==> flow/design.v <==
`timescale 1ns/1ps
module RxD (
    input  wire       clk,
    input  wire       rx,        
    input  wire       rst,       
    output reg [7:0]  data,
    output reg        data_valid
);
    parameter CLK_FREQ = 100_000_000;            
    parameter BAUD     = 115200;
    localparam integer BAUD_TICKS = 868;         
    localparam integer HALF_BAUD  = 434;         
    reg [15:0] counter;                          
    reg [3:0]  bit_index;                        
    reg [9:0]  shift_reg;       
    reg [9:0]  next_shift;                      
    reg        receiving;                
    reg rx_ff1, rx_ff2; 
    wire rx_sync;
    always @(posedge clk) begin
        if (rst) begin
            rx_ff1 <= 1'b1;
            rx_ff2 <= 1'b1;
        end else begin
            rx_ff1 <= rx;
            rx_ff2 <= rx_ff1;
        end
    end
    assign rx_sync = rx_ff2;
    always @(posedge clk) begin
        if (rst) begin                           
            receiving  <= 1'b0;
            counter    <= 0;
            bit_index  <= 0;
            shift_reg  <= 10'b1111111111;
            data       <= 8'h00;
            data_valid <= 1'b0;
        end else begin
            data_valid <= 1'b0;                  
            if (!receiving) begin                
                if (rx_sync == 1'b0) begin
                    receiving <= 1'b1;           
                    counter   <= HALF_BAUD;      
                    bit_index <= 0;              
                end
            end else begin                       
                if (counter == BAUD_TICKS - 1) begin     
                    counter <= 0;                
                    next_shift = {rx_sync, shift_reg[9:1]};
                    shift_reg <= next_shift;
                    if (bit_index == 9) begin    
                        receiving  <= 1'b0;
                        data       <= next_shift[8:1];       
                        data_valid <= 1'b1;                  
                    end
                    bit_index <= bit_index + 1;      
                end else begin
                    counter <= counter + 1;          
                end
            end
        end
    end
endmodule
module TxD (
    input wire clk,
    input wire [7:0] data,
    input wire send,
    input wire rst,
    output reg tx,
    output reg busy
);
    parameter CLK_FREQ = 100000000;  
    parameter BAUD     = 115200;
    localparam integer BAUD_TICKS = 868;
    reg [15:0] counter;
    reg [3:0]  bit_index;
    reg [9:0]  shift_reg;
    always @(posedge clk) begin
        if (rst) begin
            busy      <= 1'b0;                 
            tx        <= 1'b1;                 
            counter   <= 0;
            bit_index <= 0;
            shift_reg <= 10'b1111111111;
        end 
        else begin
            if (!busy) begin
                tx <= 1'b1;  
                if (send) begin
                    shift_reg <= {1'b1, data, 1'b0}; 
                    busy      <= 1'b1;
                    counter   <= 0;
                    bit_index <= 0;
                end
            end 
            else begin 
                if (counter == BAUD_TICKS - 1) begin
                    counter   <= 0;
                    tx        <= shift_reg[0];  
                    shift_reg <= {1'b1, shift_reg[9:1]};  
                    bit_index <= bit_index + 1;
                    if (bit_index == 9) begin
                        busy <= 1'b0; 
                    end
                end 
                else begin
                    counter <= counter + 1;
                end
            end
        end
    end
endmodule
module data_parser (
    input  wire        clk,
    input  wire        rst,
    input  wire [7:0]  data_in,              
    input  wire        data_valid,           
    output reg  [7:0]  CT_out,               
    output reg [15:0]  FSA_out,
    output reg [15:0]  LSA_out,
    output reg         start_frame,          
    output reg         frame_done,
    output reg         sample_valid,         
    output reg [15:0]  sample_value,         
    output reg [15:0]  sample_idx           
);
    localparam S_HDR1      = 4'd0;          
    localparam S_HDR2      = 4'd1;
    localparam S_CT        = 4'd2;
    localparam S_FSA_LO    = 4'd3;
    localparam S_FSA_HI    = 4'd4;
    localparam S_LSA_LO    = 4'd5;
    localparam S_LSA_HI    = 4'd6;
    localparam S_SAMPLE_LO = 4'd7;
    localparam S_SAMPLE_HI = 4'd8;
    reg [3:0] state;                         
    reg [7:0] sample_lo;                     
    reg [15:0] next_sample_idx;              
    reg [15:0] sample_value_buf;
    reg [15:0] sample_idx_buf;
    reg        sample_ready;          
    reg        frame_done_pending;    
    always @(posedge clk) begin
        if (rst) begin                       
            state            <= S_HDR1;
            CT_out           <= 8'd0;
            FSA_out          <= 16'd0;
            LSA_out          <= 16'd0;
            start_frame      <= 1'b0;
            sample_valid     <= 1'b0;
            sample_value     <= 16'd0;
            sample_idx       <= 16'd0;
            frame_done       <= 1'b0;
            sample_lo        <= 8'd0;
            next_sample_idx  <= 16'd0;
            sample_value_buf <= 16'd0;
            sample_idx_buf   <= 16'd0;
            sample_ready     <= 1'b0;
            frame_done_pending<=1'b0;
        end else begin                       
            start_frame  <= 1'b0;
            sample_valid <= 1'b0;
            frame_done   <= 1'b0;
            if (sample_ready) begin
                sample_valid <= 1'b1;
                sample_value <= sample_value_buf;
                sample_idx   <= sample_idx_buf;
                if (frame_done_pending) begin
                    frame_done <= 1'b1;
                end
                sample_ready      <= 1'b0;
                frame_done_pending<= 1'b0;
            end
            case (state)
                S_HDR1: if (data_valid && data_in == 8'h55) state <= S_HDR2;      
                S_HDR2: if (data_valid) begin                       
                    if (data_in == 8'hAA) state <= S_CT;
                    else if (data_in == 8'h55) state <= S_HDR2;      
                    else state <= S_HDR1;                            
                end
                S_CT: if (data_valid) begin              
                    CT_out <= data_in;
                    start_frame <= 1'b1;
                    state <= S_FSA_LO;
                end
                S_FSA_LO: if (data_valid) begin          
                    FSA_out[7:0] <= data_in;
                    state <= S_FSA_HI;
                end
                S_FSA_HI: if (data_valid) begin          
                    FSA_out[15:8] <= data_in;
                    state <= S_LSA_LO;
                end
                S_LSA_LO: if (data_valid) begin          
                    LSA_out[7:0] <= data_in;
                    state <= S_LSA_HI;
                end
                S_LSA_HI: if (data_valid) begin          
                    LSA_out[15:8] <= data_in;
                    next_sample_idx <= 16'd0;            
                    state <= S_SAMPLE_LO;
                end
                S_SAMPLE_LO: if (data_valid) begin       
                    sample_lo <= data_in;
                    state <= S_SAMPLE_HI;
                end
                S_SAMPLE_HI: if (data_valid) begin
                    sample_value_buf <= {data_in, sample_lo};        
                    sample_idx_buf   <= next_sample_idx;
                    sample_ready     <= 1'b1;
                    if (next_sample_idx + 1 == CT_out) begin         
                        frame_done_pending <= 1'b1;
                        next_sample_idx <= 16'd0;
                        state <= S_HDR1;
                    end else begin
                        next_sample_idx <= next_sample_idx + 1;      
                        state <= S_SAMPLE_LO;
                    end
                end
                default: state <= S_HDR1;                            
            endcase
        end
    end
endmodule
module sample_processor (
    input  wire        clk,
    input  wire        rst,
    input  wire        start_frame,
    input  wire        sample_valid,
    input  wire [15:0] sample_value,
    input  wire [15:0] sample_idx_in,
    output reg  [15:0] max_idx,
    output reg  [15:0] min_idx,
    output reg  [15:0] max_dist,
    output reg  [15:0] min_dist,
    output reg  [15:0] obs_alert
);
    wire [10:0] THRESH = 11'b10000000000;
    wire is_close = sample_value < THRESH;
    wire [15:0] mask = (sample_idx_in < 16) ? (16'h1 << sample_idx_in) : 16'h0;
    always @(posedge clk) begin
        if (rst) begin                       
            max_idx  <= 16'd0;
            min_idx  <= 16'd0;
            max_dist <= 16'd0;
            min_dist <= 16'hFFFF;
            obs_alert<= 16'd0;
        end else if (start_frame) begin
            max_idx  <= 16'd0;                       
            min_idx  <= 16'd0;
            max_dist <= 16'd0;
            min_dist <= 16'hFFFF;
            obs_alert<= 16'd0;
        end else if (sample_valid) begin
            if (sample_value > max_dist) begin       
                max_dist <= sample_value;
                max_idx  <= sample_idx_in;
            end
            if (sample_value < min_dist) begin
                min_dist <= sample_value;
                min_idx  <= sample_idx_in;
            end
            obs_alert <= obs_alert | (mask & {16{is_close}});
        end
    end
endmodule
module angle_calc_simple (
    input  wire        clk,
    input  wire        rst,         
    input  wire        start,       
    input  wire [15:0] FSA,
    input  wire [15:0] LSA,
    input  wire [7:0]  CT,         
    input  wire [15:0] max_idx, 
    input  wire [15:0] min_idx,
    output reg  [15:0] max_angle,
    output reg  [15:0] min_angle,
    output reg         done         
);
    function [4:0] ct_log2;
        input [7:0] in_ct;
        begin
            case (in_ct)
                8'd1:   ct_log2 = 5'd0;
                8'd2:   ct_log2 = 5'd1;
                8'd4:   ct_log2 = 5'd2;
                8'd8:   ct_log2 = 5'd3;
                8'd16:  ct_log2 = 5'd4;
                8'd32:  ct_log2 = 5'd5;
                8'd64:  ct_log2 = 5'd6;
                8'd128: ct_log2 = 5'd7;
                default: ct_log2 = 5'd0;
            endcase
        end
    endfunction
    reg [15:0] FSA_r, LSA_r;
    reg [7:0]  CT_r;
    reg [15:0] max_idx_r, min_idx_r;
    reg [31:0] span_r;    
    reg [4:0]  k_r;       
    reg        do_calc;   
    wire [31:0] delta_w;
    assign delta_w = (k_r == 5'd0) ? span_r : (span_r >> k_r);
    wire [47:0] prod_max_w = delta_w * max_idx_r;
    wire [47:0] prod_min_w = delta_w * min_idx_r;
    wire [47:0] sum_max_w = prod_max_w + {32'd0, FSA_r};
    wire [47:0] sum_min_w = prod_min_w + {32'd0, FSA_r};
    wire [47:0] sum_max_adj_w = (sum_max_w >= 48'd36000) ? (sum_max_w - 48'd36000) : sum_max_w;
    wire [47:0] sum_min_adj_w = (sum_min_w >= 48'd36000) ? (sum_min_w - 48'd36000) : sum_min_w;
    always @(posedge clk) begin
        if (rst) begin                                   
            FSA_r     <= 16'd0;
            LSA_r     <= 16'd0;
            CT_r      <= 8'd0;
            max_idx_r <= 16'd0;
            min_idx_r <= 16'd0;
            span_r    <= 32'd0;
            k_r       <= 5'd0;
            do_calc   <= 1'b0;
            max_angle <= 16'd0;
            min_angle <= 16'd0;
            done      <= 1'b0;
        end else begin
            done <= 1'b0;
            if (start) begin                             
                FSA_r     <= FSA;
                LSA_r     <= LSA;
                CT_r      <= CT;
                max_idx_r <= max_idx;
                min_idx_r <= min_idx;
                if (LSA >= FSA) span_r <= LSA - FSA;     
                else             span_r <= (LSA + 16'd36000) - FSA;
                k_r <= ct_log2(CT);
                do_calc <= 1'b1;
            end else if (do_calc) begin                  
                max_angle <= sum_max_adj_w[15:0];
                min_angle <= sum_min_adj_w[15:0];
                done <= 1'b1;
                do_calc <= 1'b0;
            end
        end
    end
endmodule
`timescale 1ns/1ps
module distance_process (
    input  wire        clk,
    input  wire        rst,
    input  wire [7:0]  data_in,
    input  wire        data_valid,
    output wire [15:0] max_idx,
    output wire [15:0] min_idx,
    output wire [15:0] max_dist,
    output wire [15:0] min_dist,
    output wire [15:0] obs_alert,
    output wire [15:0] max_angle,
    output wire [15:0] min_angle,
    output wire        angle_done
);
    wire [7:0]  CT_w;
    wire [15:0] FSA_w, LSA_w;
    wire        start_frame_w;
    wire        sample_valid_w;
    wire [15:0] sample_value_w;
    wire [15:0] sample_idx_w;
    wire        frame_done_w;
    data_parser u_parser (
        .clk(clk),
        .rst(rst),
        .data_in(data_in),
        .data_valid(data_valid),
        .CT_out(CT_w),
        .FSA_out(FSA_w),
        .LSA_out(LSA_w),
        .start_frame(start_frame_w),
        .sample_valid(sample_valid_w),
        .sample_value(sample_value_w),
        .sample_idx(sample_idx_w),
        .frame_done(frame_done_w)
    );
    sample_processor u_sp (
        .clk(clk),
        .rst(rst),
        .start_frame(start_frame_w),
        .sample_valid(sample_valid_w),
        .sample_value(sample_value_w),
        .sample_idx_in(sample_idx_w),
        .max_idx(max_idx),
        .min_idx(min_idx),
        .max_dist(max_dist),
        .min_dist(min_dist),
        .obs_alert(obs_alert)
    );
    reg frame_done_d;
    reg angle_start_pulse;
    always @(posedge clk) begin
        if (rst) begin
            frame_done_d <= 1'b0;                
            angle_start_pulse <= 1'b0;
        end else begin
            frame_done_d <= frame_done_w;        
            angle_start_pulse <= frame_done_d;
        end
    end
    angle_calc_simple u_angle (
        .clk(clk),
        .rst(rst),
        .start(angle_start_pulse),
        .FSA(FSA_w),
        .LSA(LSA_w),
        .CT(CT_w),
        .max_idx(max_idx),
        .min_idx(min_idx),
        .max_angle(max_angle),
        .min_angle(min_angle),
        .done(angle_done)
    );
endmodule
`timescale 1ns/1ps
module lidar_system_top (
    input  wire clk,
    input  wire rst,
    input  wire rx,      
    output wire tx,      
    output wire [15:0] dbg_max_idx,
    output wire [15:0] dbg_min_idx,
    output wire [15:0] dbg_max_dist,
    output wire [15:0] dbg_min_dist,
    output wire [15:0] dbg_obs_alert,
    output wire [15:0] dbg_max_angle,
    output wire [15:0] dbg_min_angle,
    output wire        dbg_angle_done
);
    wire [7:0] rx_data;
    wire       rx_valid;
    RxD u_rxd (
        .clk(clk),
        .rx(rx),
        .rst(rst),
        .data(rx_data),
        .data_valid(rx_valid)
    );
    wire [15:0] max_idx, min_idx, max_dist, min_dist, obs_alert;
    wire [15:0] max_angle, min_angle;
    wire        angle_done;
    distance_process u_dp (
        .clk(clk),
        .rst(rst),
        .data_in(rx_data),
        .data_valid(rx_valid),
        .max_idx(max_idx),
        .min_idx(min_idx),
        .max_dist(max_dist),
        .min_dist(min_dist),
        .obs_alert(obs_alert),
        .max_angle(max_angle),
        .min_angle(min_angle),
        .angle_done(angle_done)
    );
    reg [7:0] tx_data;               
    reg       tx_send;               
    wire      tx_busy;               
    reg [31:0] tx_packet;            
    TxD u_txd (
        .clk(clk),
        .rst(rst),
        .data(tx_data),
        .send(tx_send),
        .tx(tx),
        .busy(tx_busy)
    );
    localparam TX_IDLE  = 3'd0;  
    localparam TX_PREP  = 3'd1;  
    localparam TX_SEND  = 3'd2;  
    localparam TX_WAIT  = 3'd3;  
    reg [2:0] tx_state;     
    reg [1:0] byte_ptr;     
    reg [15:0] send_word;   
    reg angle_done_d;
    always @(posedge clk) begin
        if (rst) angle_done_d <= 1'b0;
        else     angle_done_d <= angle_done;
    end
    always @(posedge clk) begin
        if (rst) begin                           
            tx_state   <= TX_IDLE;
            tx_send    <= 1'b0;
            tx_data    <= 8'd0;
            tx_packet  <= 32'd0;
            byte_ptr   <= 2'd0;
        end else begin
            tx_send <= 1'b0;
            case (tx_state)
                TX_IDLE: begin
                    if (angle_done_d) begin
                        tx_packet <= { min_angle[15:8], min_angle[7:0], max_angle[15:8], max_angle[7:0] };
                        byte_ptr <= 2'd0;            
                        tx_state <= TX_PREP;         
                    end
                end
                TX_PREP: begin
                    case (byte_ptr)                 
                        2'd0: tx_data <= tx_packet[7:0];     
                        2'd1: tx_data <= tx_packet[15:8];    
                        2'd2: tx_data <= tx_packet[23:16];   
                        2'd3: tx_data <= tx_packet[31:24];   
                        default: tx_data <= 8'h00;
                    endcase
                    tx_state <= TX_SEND;
                end
                TX_SEND: begin
                    if (!tx_busy) begin          
                        tx_send <= 1'b1;
                        tx_state <= TX_WAIT;
                    end
                end
                TX_WAIT: begin                       
                    if (!tx_busy) begin
                        if (byte_ptr == 2'd3) begin  
                            byte_ptr <= 2'd0;
                            tx_state <= TX_IDLE;
                       end else begin                
                            byte_ptr <= byte_ptr + 1'b1;
                            tx_state <= TX_PREP;
                        end
                    end
                end
                default: tx_state <= TX_IDLE;        
            endcase
        end
    end
    assign dbg_max_idx   = max_idx;
    assign dbg_min_idx   = min_idx;
    assign dbg_max_dist  = max_dist;
    assign dbg_min_dist  = min_dist;
    assign dbg_obs_alert = obs_alert;
    assign dbg_max_angle = max_angle;
    assign dbg_min_angle = min_angle;
    assign dbg_angle_done = angle_done;
endmodule
From RTL to reports: lidar_system_top
Tool output for the design above before and after an edit, in the order of the flow.
Lines under "original" count in the file above, lines under "edited" in the edited file.
"difference": "edited" minus "original" as printed here. "rel. change": 100 x difference / "original".
Cell names lack the library's common part.
A cell with -- has no value.
Design
  top module: lidar_system_top
  clock input: clk
  standard-cell library: sky130hd
  timing corner: tt_025C_1v80

Edit of the RTL
Unified diff, file above to edited file.
This change comes from a script, not from a designer. No optimisation was intended, and the edited design may behave differently.
begin of diff
@@ -136,5 +136,5 @@
     reg [3:0] state;                         
     reg [7:0] sample_lo;                     
-    reg [15:0] next_sample_idx;              
+    reg [11:0] next_sample_idx;              
     reg [15:0] sample_value_buf;
     reg [15:0] sample_idx_buf;
end of diff

Word level
Yosys after proc, flatten, opt, wreduce and memory -nomap, before mapping. Memory bits, and registers merged into a memory's read port (data or address), are not among the register bits. Print and check cells are not counted. Equal cells are merged and count once.
Operators by class
  add/sub/neg operators: original 13, edited 13, difference 0, rel. change 0.00%
  multiply operators: original 2, edited 2, difference 0, rel. change 0.00%
  div/mod/pow operators: original 0, edited 0, difference 0
  magnitude comparators: original 7, edited 7, difference 0, rel. change 0.00%
  eq/ne operators: original 43, edited 43, difference 0, rel. change 0.00%
  shifts and indexed selects: original 2, edited 2, difference 0, rel. change 0.00%
  mux-type cells: original 67, edited 67, difference 0, rel. change 0.00%
  bitwise gates (word level): original 10, edited 10, difference 0, rel. change 0.00%
  reductions and logical operators: original 35, edited 35, difference 0, rel. change 0.00%
Operators with widths
  2-to-1 mux 16 bit: original 12, edited 9, difference -3, rel. change -25.00%
  2-to-1 mux 12 bit: original 0, edited 3, difference +3
  adder 48 x 16 -> 48 bit: original 2, edited 0, difference -2, rel. change -100.00%
  >= comparator 48 x 16 -> 1 bit with constant B: original 2, edited 0, difference -2, rel. change -100.00%
  multiplier 32 x 16 -> 48 bit: original 2, edited 0, difference -2, rel. change -100.00%
  adder 44 x 16 -> 45 bit: original 0, edited 2, difference +2
  >= comparator 45 x 16 -> 1 bit with constant B: original 0, edited 2, difference +2
  multiplier 32 x 12 -> 44 bit: original 0, edited 2, difference +2
  adder 16 x 1 -> 17 bit with constant B: original 1, edited 0, difference -1, rel. change -100.00%
  less-than comparator 16 x 5 -> 1 bit with constant B: original 1, edited 0, difference -1, rel. change -100.00%
  parallel mux 16 bit (select 2 bit): original 1, edited 0, difference -1, rel. change -100.00%
  left shift 1 x 16 -> 16 bit with constant A: original 1, edited 0, difference -1, rel. change -100.00%
  adder 12 x 1 -> 13 bit with constant B: original 0, edited 1, difference +1
  less-than comparator 12 x 5 -> 1 bit with constant B: original 0, edited 1, difference +1
  parallel mux 12 bit (select 2 bit): original 0, edited 1, difference +1
  left shift 1 x 12 -> 16 bit with constant A: original 0, edited 1, difference +1
  2-to-1 mux 1 bit: original 21, edited 21, difference 0, rel. change 0.00%
  2-to-1 mux 4 bit: original 15, edited 15, difference 0, rel. change 0.00%
  inequality test 2 bit with constant B: original 14, edited 14, difference 0, rel. change 0.00%
  AND reduction 2 bit: original 14, edited 14, difference 0, rel. change 0.00%
  NOT 1 bit: original 8, edited 8, difference 0, rel. change 0.00%
  OR reduction 2 bit: original 7, edited 7, difference 0, rel. change 0.00%
  equality test 4 x 3 -> 1 bit with constant B: original 4, edited 4, difference 0, rel. change 0.00%
  2-to-1 mux 2 bit: original 4, edited 4, difference 0, rel. change 0.00%
  2-to-1 mux 3 bit: original 4, edited 4, difference 0, rel. change 0.00%
  AND reduction 3 bit: original 4, edited 4, difference 0, rel. change 0.00%
  equality test 4 bit with constant B: original 3, edited 3, difference 0, rel. change 0.00%
  2-to-1 mux 10 bit: original 3, edited 3, difference 0, rel. change 0.00%
The list need not be complete.
Storage and ports
  bits in registers: original 459, edited 431, difference -28, rel. change -6.10%
  bits in latches: original 0, edited 0, difference 0
  RAM bits: original 0, edited 0, difference 0
  ROM bits: original 0, edited 0, difference 0
  word width x clocked read ports: original 0, edited 0, difference 0
  memories kept: original 0, edited 0, difference 0
  bits of input ports: original 3, edited 3, difference 0, rel. change 0.00%
  word-level cells: original 231, edited 231, difference 0, rel. change 0.00%

Logic depth
Longest topological path by Yosys (ltp), each cell counted once; first at word level (registers and memories cut), then after technology mapping (sequential cells cut; the memories' decode and read muxes count).
Logic depth
  depth after elaboration: original 6, edited 6, difference 0, rel. change 0.00%
  ABC_AREA: original 0, edited 0
  depth in mapped cells: original 36, edited 35, difference -1, rel. change -2.78%
  gate-level depth less buffers: original 31, edited 29, difference -2, rel. change -6.45%

Synthesis result
Yosys stat after the flow's synthesis: flattened, memories mapped to cells. It holds for the ABC_AREA given above (unset counts as 0); a run with the other value may have another netlist.
Mapped netlist
  cells in the netlist: original 6254, edited 5250, difference -1004, rel. change -16.05%
  synthesis area (sq um): original 53063.4, edited 43850.8, difference -9212.6, rel. change -17.36%
  area of sequential cells (sq um): original 8928.6, edited 8368.0, difference -560.6, rel. change -6.28%
  mapped flip-flops: original 446, edited 418, difference -28, rel. change -6.28%
  buffer cells: original 348, edited 305, difference -43, rel. change -12.36%
Cells by type
  inv_1: original 1067, edited 783, difference -284, rel. change -26.62%
  fa_1: original 814, edited 592, difference -222, rel. change -27.27%
  nand2_1: original 879, edited 762, difference -117, rel. change -13.31%
  and2_1: original 301, edited 187, difference -114, rel. change -37.87%
  ha_1: original 358, edited 296, difference -62, rel. change -17.32%
  mux2i_1: original 199, edited 152, difference -47, rel. change -23.62%
  clkbuf_1: original 306, edited 276, difference -30, rel. change -9.80%
  dfxtp_1: original 446, edited 418, difference -28, rel. change -6.28%
  a21oi_1: original 332, edited 305, difference -27, rel. change -8.13%
  nand2b_1: original 36, edited 59, difference +23, rel. change +63.89%
  nand3_1: original 115, edited 95, difference -20, rel. change -17.39%
  and3_1: original 62, edited 45, difference -17, rel. change -27.42%
  nand4_1: original 54, edited 38, difference -16, rel. change -29.63%
  o211ai_1: original 25, edited 41, difference +16, rel. change +64.00%
  a21o_1: original 63, edited 48, difference -15, rel. change -23.81%
  xnor2_1: original 64, edited 50, difference -14, rel. change -21.88%
  nor2_1: original 423, edited 410, difference -13, rel. change -3.07%
  nor3b_1: original 20, edited 7, difference -13, rel. change -65.00%
The list need not be complete.
By module: a second synthesis without flattening, with its own total; a netlist apart from the flattened one above.
Unflattened totals
  cell total of the unflattened synthesis: original 6403, edited 6338, difference -65, rel. change -1.02%
  area (unflattened synthesis) (sq um): original 54011.8, edited 53460.0, difference -551.8, rel. change -1.02%
Each row is one instance without its submodules.
Modules, original
  angle_calc_simple: times used 1, cells 4622, area 38942.3 sq um, sequential area 2062.0 sq um
  data_parser: times used 1, cells 689, area 5659.2 sq um, sequential area 2842.7 sq um
  sample_processor: times used 1, cells 438, area 3906.2 sq um, sequential area 1601.5 sq um
  RxD: times used 1, cells 222, area 1958.1 sq um, sequential area 800.8 sq um
  lidar_system_top: times used 1, cells 242, area 1939.4 sq um, sequential area 960.9 sq um
  TxD: times used 1, cells 186, area 1554.0 sq um, sequential area 620.6 sq um
  distance_process: times used 1, cells 4, area 52.6 sq um, sequential area 40.0 sq um
Modules, edited
  angle_calc_simple: times used 1, cells 4640, area 38992.4 sq um, sequential area 2062.0 sq um
  data_parser: times used 1, cells 606, area 5057.4 sq um, sequential area 2602.5 sq um
  sample_processor: times used 1, cells 438, area 3906.2 sq um, sequential area 1601.5 sq um
  RxD: times used 1, cells 222, area 1958.1 sq um, sequential area 800.8 sq um
  lidar_system_top: times used 1, cells 242, area 1939.4 sq um, sequential area 960.9 sq um
  TxD: times used 1, cells 186, area 1554.0 sq um, sequential area 620.6 sq um
  distance_process: times used 1, cells 4, area 52.6 sq um, sequential area 40.0 sq um

Worst setup path after synthesis
OpenSTA on the mapped netlist: ideal clock, no wires. The path of least setup slack (recovery checks aside). Input and output delay are each 20% of the period. Register names are those of the netlist, which keeps one name where synthesis merged equal registers.
Timing path post-synthesis
  path kind: original register -> register, edited register -> register
  start point: original reg u_dp.u_angle.k_r[1], edited reg u_dp.u_angle.k_r[1]
  end point: original reg u_dp.u_angle.max_angle[6], edited reg u_dp.u_angle.max_angle[6]
  period (ns): original 10.0, edited 10.0, difference 0.0, rel. change 0.00%
  data arrival time (ns): original 8.187, edited 8.102, difference -0.085, rel. change -1.04%
  required time (ns): original 9.930, edited 9.914, difference -0.016, rel. change -0.16%
  slack (ns): original 1.744, edited 1.813, difference +0.069
  path delay (ns): original 8.257, edited 8.188, difference -0.069, rel. change -0.84%
  driving pins on the path: original 29, edited 30, difference +1, rel. change +3.45%
  synthesis period reached (ns): original 8.256, edited 8.187, difference -0.069, rel. change -0.84%
"path delay" is the arrival time less input delay plus setup time.
"driving pins on the path": output pins that drive a net of the path, with the launching flip-flop's if there is one; two outputs of one cell count as two.
"synthesis period reached" is the clock period less the worst setup slack; recovery checks do not enter. This is arithmetic on one report: input and output delays are still those of the set period (20% each).
Between the ends stands the longest chain of elaborated cells between them, by number of cells; it is not shown to be the way that was timed. Of several equally long chains one is given.
Each line given opens the expression or statement behind the cell; cells for indexed reads and writes are added by Yosys, which also makes memories of some case tables.
On the way, post-synthesis, original
  path through: dfxtp_1 -> buf_1 -> clkbuf_1 -> mux4_2 -> mux2_2 -> clkbuf_1 -> and2_1 -> fa_1 -> fa_1 -> fa_1 -> fa_1 -> fa_1 -> inv_1 -> fa_1 -> inv_1 -> ha_1 -> a21o_1 -> o21bai_4 -> o21bai_2 -> and3_1 -> or4_4 -> a2111oi_4 -> nand4_1 -> nor4_1 -> nand3_1 -> and3b_1 -> buf_6 -> mux2_2 -> a21oi_1
  cells in the longest elaborated chain: 6
  elaborated cells between the ends (all ways): 8
  source lines of those cells: 4
  classes of those cells: 2 x add/sub; 1 x mul; 1 x compare; 1 x shift; 2 x mux; 1 x reduce/logical
RTL lines, path post-synthesis, original
  from (decl): RTL line 300  | reg [4:0]  k_r;
  from (assign): RTL line 318  | k_r       <= 5'd0;
  from (assign): RTL line 333  | k_r <= ct_log2(CT);
  >> shifter 32 x 5 -> 32 bit: RTL line 303  | assign delta_w = (k_r == 5'd0) ? span_r : (span_r >> k_r);
  2-to-1 mux 32 bit: RTL line 303
  multiplier 32 x 16 -> 48 bit: RTL line 304  | wire [47:0] prod_max_w = delta_w * max_idx_r;
  adder 48 x 16 -> 48 bit: RTL line 306  | wire [47:0] sum_max_w = prod_max_w + {32'd0, FSA_r};
  subtractor 16 bit: RTL line 308  | wire [47:0] sum_max_adj_w = (sum_max_w >= 48'd36000) ? (sum_max_w - 48'd36000) : sum_max_w;
  2-to-1 mux 16 bit: RTL line 308
  to (assign): RTL line 320  | max_angle <= 16'd0;
  to (assign): RTL line 336  | max_angle <= sum_max_adj_w[15:0];
  to (decl): RTL line 276  | output reg  [15:0] max_angle,
On the way, post-synthesis, edited
  path through: dfxtp_1 -> clkbuf_1 -> clkbuf_1 -> clkbuf_1 -> nor3b_1 -> a21oi_1 -> o221a_2 -> clkbuf_1 -> and2_1 -> fa_1 -> fa_1 -> fa_1 -> inv_1 -> fa_1 -> inv_1 -> fa_1 -> ha_1 -> a21o_1 -> o32ai_1 -> a211oi_1 -> o31a_1 -> nor2_1 -> o21ai_1 -> a31oi_1 -> mux2i_1 -> or4_1 -> nor4_2 -> buf_4 -> mux2_1 -> a211oi_1
  cells in the longest elaborated chain: 6
  elaborated cells between the ends (all ways): 8
  source lines of those cells: 4
  classes of those cells: 2 x add/sub; 1 x mul; 1 x compare; 1 x shift; 2 x mux; 1 x reduce/logical
RTL lines, path post-synthesis, edited
  from (decl): RTL line 300  | reg [4:0]  k_r;
  from (assign): RTL line 318  | k_r       <= 5'd0;
  from (assign): RTL line 333  | k_r <= ct_log2(CT);
  >> shifter 32 x 5 -> 32 bit: RTL line 303  | assign delta_w = (k_r == 5'd0) ? span_r : (span_r >> k_r);
  2-to-1 mux 32 bit: RTL line 303
  multiplier 32 x 12 -> 44 bit: RTL line 304  | wire [47:0] prod_max_w = delta_w * max_idx_r;
  adder 44 x 16 -> 45 bit: RTL line 306  | wire [47:0] sum_max_w = prod_max_w + {32'd0, FSA_r};
  subtractor 16 bit: RTL line 308  | wire [47:0] sum_max_adj_w = (sum_max_w >= 48'd36000) ? (sum_max_w - 48'd36000) : sum_max_w;
  2-to-1 mux 16 bit: RTL line 308
  to (assign): RTL line 320  | max_angle <= 16'd0;
  to (assign): RTL line 336  | max_angle <= sum_max_adj_w[15:0];
  to (decl): RTL line 276  | output reg  [15:0] max_angle,

Path in the finished layout
Path of least setup slack in the final report of the runs of pair A (OpenROAD, finished layout, wires in). Where an end is a register, its clock arrival counts in the times.
Timing path after layout
  path kind: original register -> register, edited register -> register
  start point: original reg u_dp.u_angle.k_r[1], edited reg u_dp.u_angle.k_r[1]
  end point: original reg u_dp.u_angle.max_angle[6], edited reg u_dp.u_angle.min_angle[13]
  period (ns): original 10.0, edited 10.0, difference 0.0, rel. change 0.00%
  data arrival time (ns): original 9.94, edited 9.61, difference -0.33, rel. change -3.32%
  required time (ns): original 10.50, edited 10.51, difference +0.01, rel. change +0.10%
  slack (ns): original 0.57, edited 0.90, difference +0.33
  driving pins on the path: original 28, edited 29, difference +1, rel. change +3.57%
Between the ends stands the longest chain of elaborated cells between them, by number of cells; it is not shown to be the way that was timed. Of several equally long chains one is given.
On the way, after layout, original
  path through: dfxtp_2 -> mux2_2 -> o21ai_0 -> mux2i_2 -> and2_1 -> fa_1 -> inv_1 -> fa_1 -> inv_1 -> fa_1 -> fa_1 -> fa_1 -> inv_1 -> fa_1 -> inv_1 -> ha_1 -> nand2_1 -> o21ai_0 -> a21oi_1 -> o211a_1 -> o31ai_1 -> a311o_1 -> o221ai_1 -> nor4_1 -> nand3_1 -> and3b_1 -> mux2_2 -> a21oi_1
  cells in the longest elaborated chain: 6
  elaborated cells between the ends (all ways): 8
  source lines of those cells: 4
  classes of those cells: 2 x add/sub; 1 x mul; 1 x compare; 1 x shift; 2 x mux; 1 x reduce/logical
RTL lines, path after layout, original
  from (decl): RTL line 300  | reg [4:0]  k_r;
  from (assign): RTL line 318  | k_r       <= 5'd0;
  from (assign): RTL line 333  | k_r <= ct_log2(CT);
  >> shifter 32 x 5 -> 32 bit: RTL line 303  | assign delta_w = (k_r == 5'd0) ? span_r : (span_r >> k_r);
  2-to-1 mux 32 bit: RTL line 303
  multiplier 32 x 16 -> 48 bit: RTL line 304  | wire [47:0] prod_max_w = delta_w * max_idx_r;
  adder 48 x 16 -> 48 bit: RTL line 306  | wire [47:0] sum_max_w = prod_max_w + {32'd0, FSA_r};
  subtractor 16 bit: RTL line 308  | wire [47:0] sum_max_adj_w = (sum_max_w >= 48'd36000) ? (sum_max_w - 48'd36000) : sum_max_w;
  2-to-1 mux 16 bit: RTL line 308
  to (assign): RTL line 320  | max_angle <= 16'd0;
  to (assign): RTL line 336  | max_angle <= sum_max_adj_w[15:0];
  to (decl): RTL line 276  | output reg  [15:0] max_angle,
On the way, after layout, edited
  path through: dfxtp_1 -> mux2i_1 -> nand2_1 -> o21ai_0 -> mux2i_4 -> buf_4 -> nand2_1 -> fa_1 -> inv_1 -> fa_1 -> fa_1 -> inv_1 -> fa_1 -> inv_1 -> fa_1 -> ha_1 -> a21o_1 -> a211o_1 -> a311oi_1 -> nor3_2 -> nor4_1 -> or4_1 -> o2111ai_1 -> nor4_1 -> and4_1 -> buf_4 -> nor3_1 -> xnor2_1 -> a211oi_1
  cells in the longest elaborated chain: 6
  elaborated cells between the ends (all ways): 8
  source lines of those cells: 4
  classes of those cells: 2 x add/sub; 1 x mul; 1 x compare; 1 x shift; 2 x mux; 1 x reduce/logical
RTL lines, path after layout, edited
  from (decl): RTL line 300  | reg [4:0]  k_r;
  from (assign): RTL line 318  | k_r       <= 5'd0;
  from (assign): RTL line 333  | k_r <= ct_log2(CT);
  >> shifter 32 x 5 -> 32 bit: RTL line 303  | assign delta_w = (k_r == 5'd0) ? span_r : (span_r >> k_r);
  2-to-1 mux 32 bit: RTL line 303
  multiplier 32 x 12 -> 44 bit: RTL line 305  | wire [47:0] prod_min_w = delta_w * min_idx_r;
  adder 44 x 16 -> 45 bit: RTL line 307  | wire [47:0] sum_min_w = prod_min_w + {32'd0, FSA_r};
  subtractor 16 bit: RTL line 309  | wire [47:0] sum_min_adj_w = (sum_min_w >= 48'd36000) ? (sum_min_w - 48'd36000) : sum_min_w;
  2-to-1 mux 16 bit: RTL line 309
  to (assign): RTL line 321  | min_angle <= 16'd0;
  to (assign): RTL line 337  | min_angle <= sum_min_adj_w[15:0];
  to (decl): RTL line 277  | output reg  [15:0] min_angle,

Flow runs
Both versions went through the flow (Yosys, OpenROAD) with the same settings in each pair. Constraints: input delay and output delay 20% of the set period each, output load 0.01 pF.
Settings, pair A
  CORE_UTILIZATION: 40
  PLACE_DENSITY: 0.6
  period_ns: 10.0
  CAP_MARGIN: 20
  CORE_MARGIN: 2
  SLEW_MARGIN: 20
Measured results, pair A
  chip area in the Yosys report (sq um): original 53063.4, edited 43850.8, difference -9212.6, rel. change -17.36%
  area of the die (sq um): original 135590.0, edited 112292.0, difference -23298.0, rel. change -17.18%
  standard-cell area after layout (sq um): original 57652.8, edited 47847.1, difference -9805.7, rel. change -17.01%
  setup slack of the worst path (ns): original 0.566, edited 0.901, difference +0.335
  setup total negative slack (ns): original 0.000, edited 0.000, difference 0.000
  worst hold slack after layout (ns): original 0.420, edited 0.396, difference -0.024
Settings, pair B
  CAP_MARGIN: 40
  CORE_ASPECT_RATIO: 0.69
  CORE_UTILIZATION: 65
  GPL_ROUTABILITY_DRIVEN: 0
  GPL_TIMING_DRIVEN: 0
  PLACE_DENSITY_LB_ADDON: 0.1
  SLEW_MARGIN: 20
  TNS_END_PERCENT: 5
  period_ns: 9.37
  CORE_MARGIN: 2
Measured results, pair B
  chip area in the Yosys report (sq um): original 53063.4, edited 43850.8, difference -9212.6, rel. change -17.36%
  area of the die (sq um): original 83976.1, edited 69593.1, difference -14383.0, rel. change -17.13%
  standard-cell area after layout (sq um): original 57741.6, edited 47864.7, difference -9876.9, rel. change -17.11%
  setup slack of the worst path (ns): original 0.129, edited 0.117, difference -0.012
  setup total negative slack (ns): original 0.000, edited 0.000, difference 0.000
  worst hold slack after layout (ns): original 0.429, edited 0.426, difference -0.003
